==> flow/design.v <==
module bitonic_comp #(parameter DATA_WIDTH = 8, POLARITY = 0)
(clk, reset, valid, A, B, H, L, done);
input clk;
input reset;
input valid;
input [DATA_WIDTH-1:0] A;
input [DATA_WIDTH-1:0] B;
output [DATA_WIDTH-1:0] H;
output [DATA_WIDTH-1:0] L;
output done;
reg [DATA_WIDTH-1:0] H_r;
reg [DATA_WIDTH-1:0] L_r;
reg done_r;
wire comp;
assign comp = A < B;
assign H = H_r;
assign L = L_r;
assign done = done_r;
always @(posedge clk) begin
	if(reset) begin
		H_r <= 0;
		L_r <= 0;
		done_r <= 0;
	end else if(valid) begin
		if(POLARITY) begin
			H_r <= comp ? B : A;
			L_r <= comp ? A : B;
		end else begin
			H_r <= comp ? A : B;
			L_r <= comp ? B : A;
		end
		done_r <= 1;
	end else begin
		H_r <= 0;
		L_r <= 0;
		done_r <= 0;
	end
end
endmodule
module bitonic_node #(parameter DATA_WIDTH = 8, NODE_ORDER = 1, NODE_DWIDTH = 8, POLARITY = 1)
(clk, reset, valid, data_in, done, data_out);
input clk;
input reset;
input valid;
input [NODE_DWIDTH-1:0] data_in;
output done;
output [NODE_DWIDTH-1:0] data_out;
localparam NUM_COMP = 2**(NODE_ORDER-1);
genvar i_comp;
wire [NUM_COMP-1:0] nodes_done;
assign done = &nodes_done;
generate for(i_comp = 0; i_comp < NUM_COMP; i_comp = i_comp + 1) begin : comp_gen
	wire [DATA_WIDTH-1:0] A;
	wire [DATA_WIDTH-1:0] B;
	wire [DATA_WIDTH-1:0] H;
	wire [DATA_WIDTH-1:0] L;
	assign A = data_in[DATA_WIDTH*(i_comp + 1)-1-:DATA_WIDTH];
	assign B = data_in[DATA_WIDTH*(i_comp + 1 + NUM_COMP)-1-:DATA_WIDTH];
	assign data_out[DATA_WIDTH*(i_comp + 1)-1-:DATA_WIDTH] = H;
	assign data_out[DATA_WIDTH*(i_comp + 1 + NUM_COMP)-1-:DATA_WIDTH] = L;
	bitonic_comp #(.DATA_WIDTH(DATA_WIDTH), .POLARITY(POLARITY)) comp_constr (.clk(clk), .reset(reset), .valid(valid), .A(A), .B(B), .H(H), .L(L), .done(nodes_done[i_comp]));
end endgenerate
endmodule
module bitonic_block
#(parameter DATA_WIDTH = 8, BLOCK_DEPTH = 1, POLARITY = 0)
(clk, reset, data_in, valid, done, data_out);
input clk;
input reset;
input [2**BLOCK_DEPTH*DATA_WIDTH-1:0] data_in;
input valid;
output done;
output [2**BLOCK_DEPTH*DATA_WIDTH-1:0] data_out;
localparam T_WIDTH = 2**BLOCK_DEPTH*DATA_WIDTH;
localparam STATE_NUMS = $clog2(BLOCK_DEPTH + 1);
wire [T_WIDTH-1:0] bstage_outs [BLOCK_DEPTH:0];
wire [BLOCK_DEPTH:0] bstage_ready;
assign bstage_outs[0] = data_in;
assign bstage_ready[0] = valid;
assign done = bstage_ready[BLOCK_DEPTH] == 1;
assign data_out = done ? bstage_outs[BLOCK_DEPTH] : 0;
genvar i_bstage;
genvar i_node;
generate for(i_bstage = 0; i_bstage < BLOCK_DEPTH; i_bstage = i_bstage + 1) begin : bstage_gen
	localparam n_nodes = 2**i_bstage;
	wire [n_nodes-1:0] nodes_ready;
	assign bstage_ready[i_bstage + 1] = &nodes_ready;
	for(i_node = 0; i_node < n_nodes; i_node = i_node + 1) begin : node_gen
		localparam NODE_DWIDTH = DATA_WIDTH * 2**(BLOCK_DEPTH - i_bstage);
		wire [NODE_DWIDTH-1:0] node_data_in;
		assign node_data_in = bstage_outs[i_bstage][NODE_DWIDTH*(i_node+1)-1-:NODE_DWIDTH];
		wire [NODE_DWIDTH-1:0] node_data_out;
		bitonic_node #(.DATA_WIDTH(DATA_WIDTH), .NODE_ORDER(BLOCK_DEPTH - i_bstage), .NODE_DWIDTH(NODE_DWIDTH), .POLARITY(POLARITY)) node_constr (.clk(clk), .reset(reset), .valid(bstage_ready[i_bstage]), .data_in(node_data_in), .done(nodes_ready[i_node]), .data_out(node_data_out));
		assign bstage_outs[i_bstage+1][NODE_DWIDTH*(i_node+1)-1-:NODE_DWIDTH] = node_data_out;
	end
end endgenerate
endmodule
module bitonic_top
#(parameter NUM_INPUT = 16, DATA_WIDTH = 8)
(clk, reset, data_in, valid, done, data_out);
input clk;
input reset;
input [NUM_INPUT * DATA_WIDTH - 1:0] data_in;
input valid;
output done;
output [NUM_INPUT * DATA_WIDTH - 1:0] data_out;
localparam STAGES = $clog2(NUM_INPUT);
localparam ALL_WIDTH = NUM_INPUT * DATA_WIDTH;
wire [ALL_WIDTH - 1:0] stage_data [STAGES:0];
wire [STAGES:0] stage_ready;
assign stage_data[0] = data_in;
assign stage_ready[0] = valid;
assign done = stage_ready[STAGES] == 1;
assign data_out = stage_data[STAGES];
genvar i_stage;
genvar i_block;
generate for(i_stage = 0; i_stage < STAGES; i_stage = i_stage + 1) begin : stages_gen
	localparam BLOCK_COUNT = NUM_INPUT/(2**(i_stage+1));
	localparam BLOCK_DWIDTH = DATA_WIDTH*2**(i_stage+1);
	localparam BLOCK_DEPTH = i_stage + 1;
	wire [BLOCK_COUNT - 1:0] blks_done;
	assign stage_ready[i_stage+1] = &blks_done;
	for(i_block = 0; i_block < BLOCK_COUNT; i_block = i_block + 1) begin
		wire [BLOCK_DWIDTH-1:0] block_in;
		wire [BLOCK_DWIDTH-1:0] block_out;
		assign block_in = stage_data[i_stage][BLOCK_DWIDTH*(i_block+1)-1-:BLOCK_DWIDTH];
		assign stage_data[i_stage+1][BLOCK_DWIDTH*(i_block+1)-1-:BLOCK_DWIDTH] = block_out;
		bitonic_block #(.DATA_WIDTH(DATA_WIDTH), .BLOCK_DEPTH(BLOCK_DEPTH), .POLARITY(i_block%2)) blk_const (.clk(clk), .reset(reset), .data_in(block_in), .data_out(block_out), .done(blks_done[i_block]), .valid(stage_ready[i_stage]));
	end
end endgenerate
endmodule
From RTL to reports: bitonic_top
What the tools print for bitonic_top, step after step.
Lines are those of the file above, counted from 1.
Operators: Yosys type, input widths -> output width; for muxes data width and select width s.
{"block": "inputs", "design": "bitonic_top", "clock_port": "clk", "cell_library": "sky130hd", "lib_corner": "tt_025C_1v80"}

Elaborated design
Source: Yosys, flattened and elaborated. Widths are those after wreduce. Registers that Yosys merges into a memory's read port (data or address) are not register bits. Print and check cells do not count. Equal cells are merged and count once.
{"block": "word_totals", "in_bits": 131, "regBits": 1290, "elab_cells": 455}
{"block": "op_classes", "mux": 185, "n_cmp": 80, "n_logic": 10, "reduce_logical": 10}
{"block": "ops", "operator": "$mux 8", "count": 160}
{"block": "ops", "operator": "$lt 8x8->1", "count": 80}
{"block": "ops", "operator": "$mux 128", "count": 1}
{"block": "ops", "operator": "$mux 64", "count": 2}
{"block": "ops", "operator": "$mux 32", "count": 4}
{"block": "ops", "operator": "$mux 16", "count": 8}
{"block": "ops", "operator": "$reduce_or 2->1", "count": 10}
{"block": "ops", "operator": "$not 1->1", "count": 10}
{"block": "ops", "operator": "$mux 1", "count": 10}

Longest topological paths
Depth = most cells in a row (Yosys ltp): at word level without a register or memory, in the mapped netlist without a sequential cell, where the memories' decode and read muxes count.
{"block": "logic_depth", "depth_word": 3, "ABC_AREA": 0, "mapped_depth": 13, "depth_no_buf": 7}

After synthesis
Yosys stat after the flow's synthesis: flattened, memories mapped to cells. It holds for the ABC_AREA given above (unset counts as 0); a run with the other value may have another netlist.
{"block": "by_type", "cell": "sky130_fd_sc_hd__dfxtp_1", "count": 1290}
{"block": "by_type", "cell": "sky130_fd_sc_hd__ha_1", "count": 560}
{"block": "by_type", "cell": "sky130_fd_sc_hd__nand3_1", "count": 1199}
{"block": "by_type", "cell": "sky130_fd_sc_hd__o211ai_1", "count": 533}
{"block": "by_type", "cell": "sky130_fd_sc_hd__mux2i_1", "count": 354}
{"block": "by_type", "cell": "sky130_fd_sc_hd__a21oi_1", "count": 532}
{"block": "by_type", "cell": "sky130_fd_sc_hd__nand4b_1", "count": 300}
{"block": "by_type", "cell": "sky130_fd_sc_hd__a32oi_1", "count": 297}
{"block": "by_type", "cell": "sky130_fd_sc_hd__nand2_1", "count": 600}
{"block": "by_type", "cell": "sky130_fd_sc_hd__mux2_2", "count": 198}
{"block": "by_type", "cell": "sky130_fd_sc_hd__o21ai_0", "count": 408}
{"block": "by_type", "cell": "sky130_fd_sc_hd__and2_1", "count": 296}
{"block": "by_type", "cell": "sky130_fd_sc_hd__clkbuf_1", "count": 435}
{"block": "by_type", "cell": "sky130_fd_sc_hd__inv_1", "count": 420}
{"block": "by_type", "cell": "sky130_fd_sc_hd__or3_1", "count": 241}
{"block": "by_type", "cell": "sky130_fd_sc_hd__a31oi_4", "count": 33}
{"block": "by_type", "cell": "sky130_fd_sc_hd__o211ai_2", "count": 55}
{"block": "by_type", "cell": "sky130_fd_sc_hd__buf_2", "count": 101}
Not listed: further types 34, cells in them 675.
{"block": "synth_totals", "seqArea_um2": 25824.8, "buf_cells": 711, "flip_flops": 1290, "cells": 8527, "area_um2": 75462.4}
The figures by module come from a second, unflattened synthesis with its own total; it is not the netlist above.
{"block": "hier_totals", "hier_cells": 6831, "hier_area_um2": 68035.3}
Rows give one instance, submodules left out.
{"block": "modules", "module": "bitonic_comp", "n_cells": 76, "mod_area_um2": 787.0, "n_inst": 56}
{"block": "modules", "module": "bitonic_comp", "n_cells": 76, "mod_area_um2": 787.0, "n_inst": 24}
{"block": "modules", "module": "bitonic_block", "n_cells": 289, "mod_area_um2": 1864.3, "n_inst": 1}
{"block": "modules", "module": "bitonic_block", "n_cells": 39, "mod_area_um2": 265.3, "n_inst": 2}
{"block": "modules", "module": "bitonic_block", "n_cells": 39, "mod_area_um2": 265.3, "n_inst": 2}
{"block": "modules", "module": "bitonic_block", "n_cells": 17, "mod_area_um2": 126.4, "n_inst": 4}
{"block": "modules", "module": "bitonic_block", "n_cells": 17, "mod_area_um2": 126.4, "n_inst": 4}
{"block": "modules", "module": "bitonic_block", "n_cells": 73, "mod_area_um2": 490.5, "n_inst": 1}
{"block": "modules", "module": "bitonic_block", "n_cells": 73, "mod_area_um2": 490.5, "n_inst": 1}
{"block": "modules", "module": "bitonic_node", "n_cells": 1, "mod_area_um2": 6.3, "n_inst": 8}
{"block": "modules", "module": "bitonic_top", "n_cells": 5, "mod_area_um2": 31.3, "n_inst": 1}
{"block": "modules", "module": "bitonic_node", "n_cells": 1, "mod_area_um2": 8.8, "n_inst": 3}
{"block": "modules", "module": "bitonic_node", "n_cells": 1, "mod_area_um2": 6.3, "n_inst": 4}
{"block": "modules", "module": "bitonic_node", "n_cells": 3, "mod_area_um2": 16.3, "n_inst": 1}
Modules not listed: 3.

Path before layout
OpenSTA on the mapped netlist: ideal clock, no wires. The path of least setup slack (recovery checks aside). Input and output delay are each 20% of the period. Register names are those of the netlist, which keeps one name where synthesis merged equal registers.
{"block": "synth_path", "path_type": "register to register", "from": "reg (name not given)", "to": "reg stages_gen[2].genblk1[0].blk_const.bstage_gen[0].node_gen[0].node_constr.comp_gen[2].comp_constr.L_r[7]", "slack_ns": 0.303, "delay_ns": 2.697, "t_required_ns": 2.930, "clock_period_ns": 3.0, "arrival_ns": 2.627, "t_first_pin_ns": 0.000, "stages": 14, "synth_period_reached_ns": 2.697}
"delay_ns" is the arrival time less input delay plus setup time.
"stages": output pins that drive a net of the path, with the launching flip-flop's if there is one; two outputs of one cell count as two.
"synth_period_reached_ns" = period - worst setup slack (recovery checks aside). The figure is calculated, with input and output delays left at 20% of the set period.
Between the ends stands the longest chain of elaborated cells between them, by number of cells; it is not shown to be the way that was timed. Of several equally long chains one is given.
A line is the first line of the expression or statement that the cell stems from. Yosys adds cells for indexed reads and writes and turns some case tables into memories.
At most two assigning lines are given for a register; there are more.
{"block": "synth_between", "cell_sequence": "sky130_fd_sc_hd__dfxtp_1 -> sky130_fd_sc_hd__buf_6 -> sky130_fd_sc_hd__clkbuf_1 -> sky130_fd_sc_hd__clkbuf_1 -> sky130_fd_sc_hd__buf_2 -> sky130_fd_sc_hd__buf_2 -> sky130_fd_sc_hd__nand2_1 -> sky130_fd_sc_hd__ha_1 -> sky130_fd_sc_hd__nand3_1 -> sky130_fd_sc_hd__o211ai_1 -> sky130_fd_sc_hd__o21ai_1 -> sky130_fd_sc_hd__buf_2 -> sky130_fd_sc_hd__nand3_1 -> sky130_fd_sc_hd__a21oi_1", "elab_chain_cells": 3, "cone_cells": 6}
{"block": "synth_lines", "element": "$mux 32", "line_no": 80, "source": "assign data_out = done ? bstage_outs[BLOCK_DEPTH] : 0;"}
{"block": "synth_lines", "element": "$lt 8x8->1", "line_no": 15, "source": "assign comp = A < B;"}
{"block": "synth_lines", "element": "$mux 8", "line_no": 30, "source": "L_r <= comp ? B : A;"}
{"block": "synth_lines", "element": "end: assignment", "line_no": 27, "source": "L_r <= comp ? A : B;"}
{"block": "synth_lines", "element": "end: assignment", "line_no": 30}
{"block": "synth_lines", "element": "end: declaration", "line_no": 12, "source": "reg [DATA_WIDTH-1:0] L_r;"}

Timing after layout
Path of least setup slack in the final report of record 1 (OpenROAD, finished layout, wires in). Where an end is a register, its clock arrival counts in the times.
{"block": "layout_path", "path_type": "register to output", "from": "reg stages_gen[3].genblk1[0].blk_const.bstage_gen[3].node_gen[7].node_constr.comp_gen[0].comp_constr.done_r", "to": "out data_out[125]", "stages": 4, "arrival_ns": 2.20, "t_first_pin_ns": 0.78, "slack_ns": 0.20, "clock_period_ns": 3.0, "out_delay_ns": 0.60, "t_required_ns": 2.40}
Between the ends stands the longest chain of elaborated cells between them, by number of cells; it is not shown to be the way that was timed. Of several equally long chains one is given.
At most two assigning lines are given for a register; there are more.
{"block": "layout_between", "cell_sequence": "sky130_fd_sc_hd__dfxtp_2 -> sky130_fd_sc_hd__buf_12 -> sky130_fd_sc_hd__and2_1 -> sky130_fd_sc_hd__clkdlybuf4s50_1", "elab_chain_cells": 1, "cone_cells": 1}
{"block": "layout_lines", "element": "start: declaration", "line_no": 13, "source": "reg done_r;"}
{"block": "layout_lines", "element": "start: assignment", "line_no": 23, "source": "done_r <= 0;"}
{"block": "layout_lines", "element": "start: assignment", "line_no": 32, "source": "done_r <= 1;"}
{"block": "layout_lines", "element": "$mux 128", "line_no": 80, "source": "assign data_out = done ? bstage_outs[BLOCK_DEPTH] : 0;"}
{"block": "layout_lines", "element": "end: declaration", "line_no": 105, "source": "output [NUM_INPUT * DATA_WIDTH - 1:0] data_out;"}

Subject: flow runs of bitonic_top

Hi,

Module bitonic_top, platform sky130hd: 3 stored runs of the flow (Yosys, OpenROAD) with differing settings, in no particular order. Input and output delays are each 20% of the period that was set; the output load is 0.01 pF.
"period_reached_ns": clock period set for the run, less the worst setup slack. It is reckoned from that one timing run; input and output delays stay at 20% of the period that was set.
"timing.worst_path_ns" means the part of the period allowed to the worst setup path (the constraints hold back 20% at inputs and 20% at outputs) less its slack; where the path has registers, the arrival times of their clocks count too.
"power_mw" is the tool's figure for a default switching activity; nothing was simulated.

{"run": "record 1", "settings": { "period_ns": 3.0, "CAP_MARGIN": 20, "CORE_MARGIN": 2, "CORE_UTILIZATION": 40, "SLEW_MARGIN": 20 }, "results": { "power_mw": 38.685, "finish.stdcell_area_um2": 85047.8, "timing.setup.tns_ns": 0.000, "timing.setup.ws_ns": 0.204, "period_reached_ns": 2.796, "timing.worst_path_ns": 2.20, "worst_path_kind": "register to output", "die_area_um2": 192146.0, "fin_util_frac": 0.453, "post_synth_area_um2": 75462.4, "fin_hold_ws_ns": 0.442 }}
{"run": "record 2", "settings": { "CORE_ASPECT_RATIO": 1.79, "CORE_UTILIZATION": 59, "CTS_CLUSTER_DIAMETER": 24, "CTS_CLUSTER_SIZE": 96, "PLACE_DENSITY_LB_ADDON": 0.18, "SETUP_SLACK_MARGIN": 0.09, "TNS_END_PERCENT": 10, "period_ns": 2.2, "CAP_MARGIN": 20, "CORE_MARGIN": 2, "SLEW_MARGIN": 20 }, "results": { "power_mw": 62.012, "finish.stdcell_area_um2": 96401.2, "timing.setup.tns_ns": -83.657, "timing.setup.ws_ns": -0.496, "period_reached_ns": 2.696, "timing.worst_path_ns": 2.70, "worst_path_kind": "register to register", "die_area_um2": 130902.0, "fin_util_frac": 0.759, "post_synth_area_um2": 75462.4, "fin_hold_ws_ns": 0.329 }}
{"run": "record 3", "settings": { "CORE_MARGIN": 8, "CORE_UTILIZATION": 68, "GPL_TIMING_DRIVEN": 0, "HOLD_SLACK_MARGIN": 0.26, "PLACE_DENSITY_LB_ADDON": 0.11, "period_ns": 3.0, "CAP_MARGIN": 20, "SLEW_MARGIN": 20 }, "results": { "power_mw": 36.517, "finish.stdcell_area_um2": 85842.3, "timing.setup.tns_ns": -0.251, "timing.setup.ws_ns": -0.071, "period_reached_ns": 3.071, "timing.worst_path_ns": 3.07, "worst_path_kind": "register to register", "die_area_um2": 121888.0, "fin_util_frac": 0.778, "post_synth_area_um2": 75462.4, "fin_hold_ws_ns": 0.484 }}

Regards
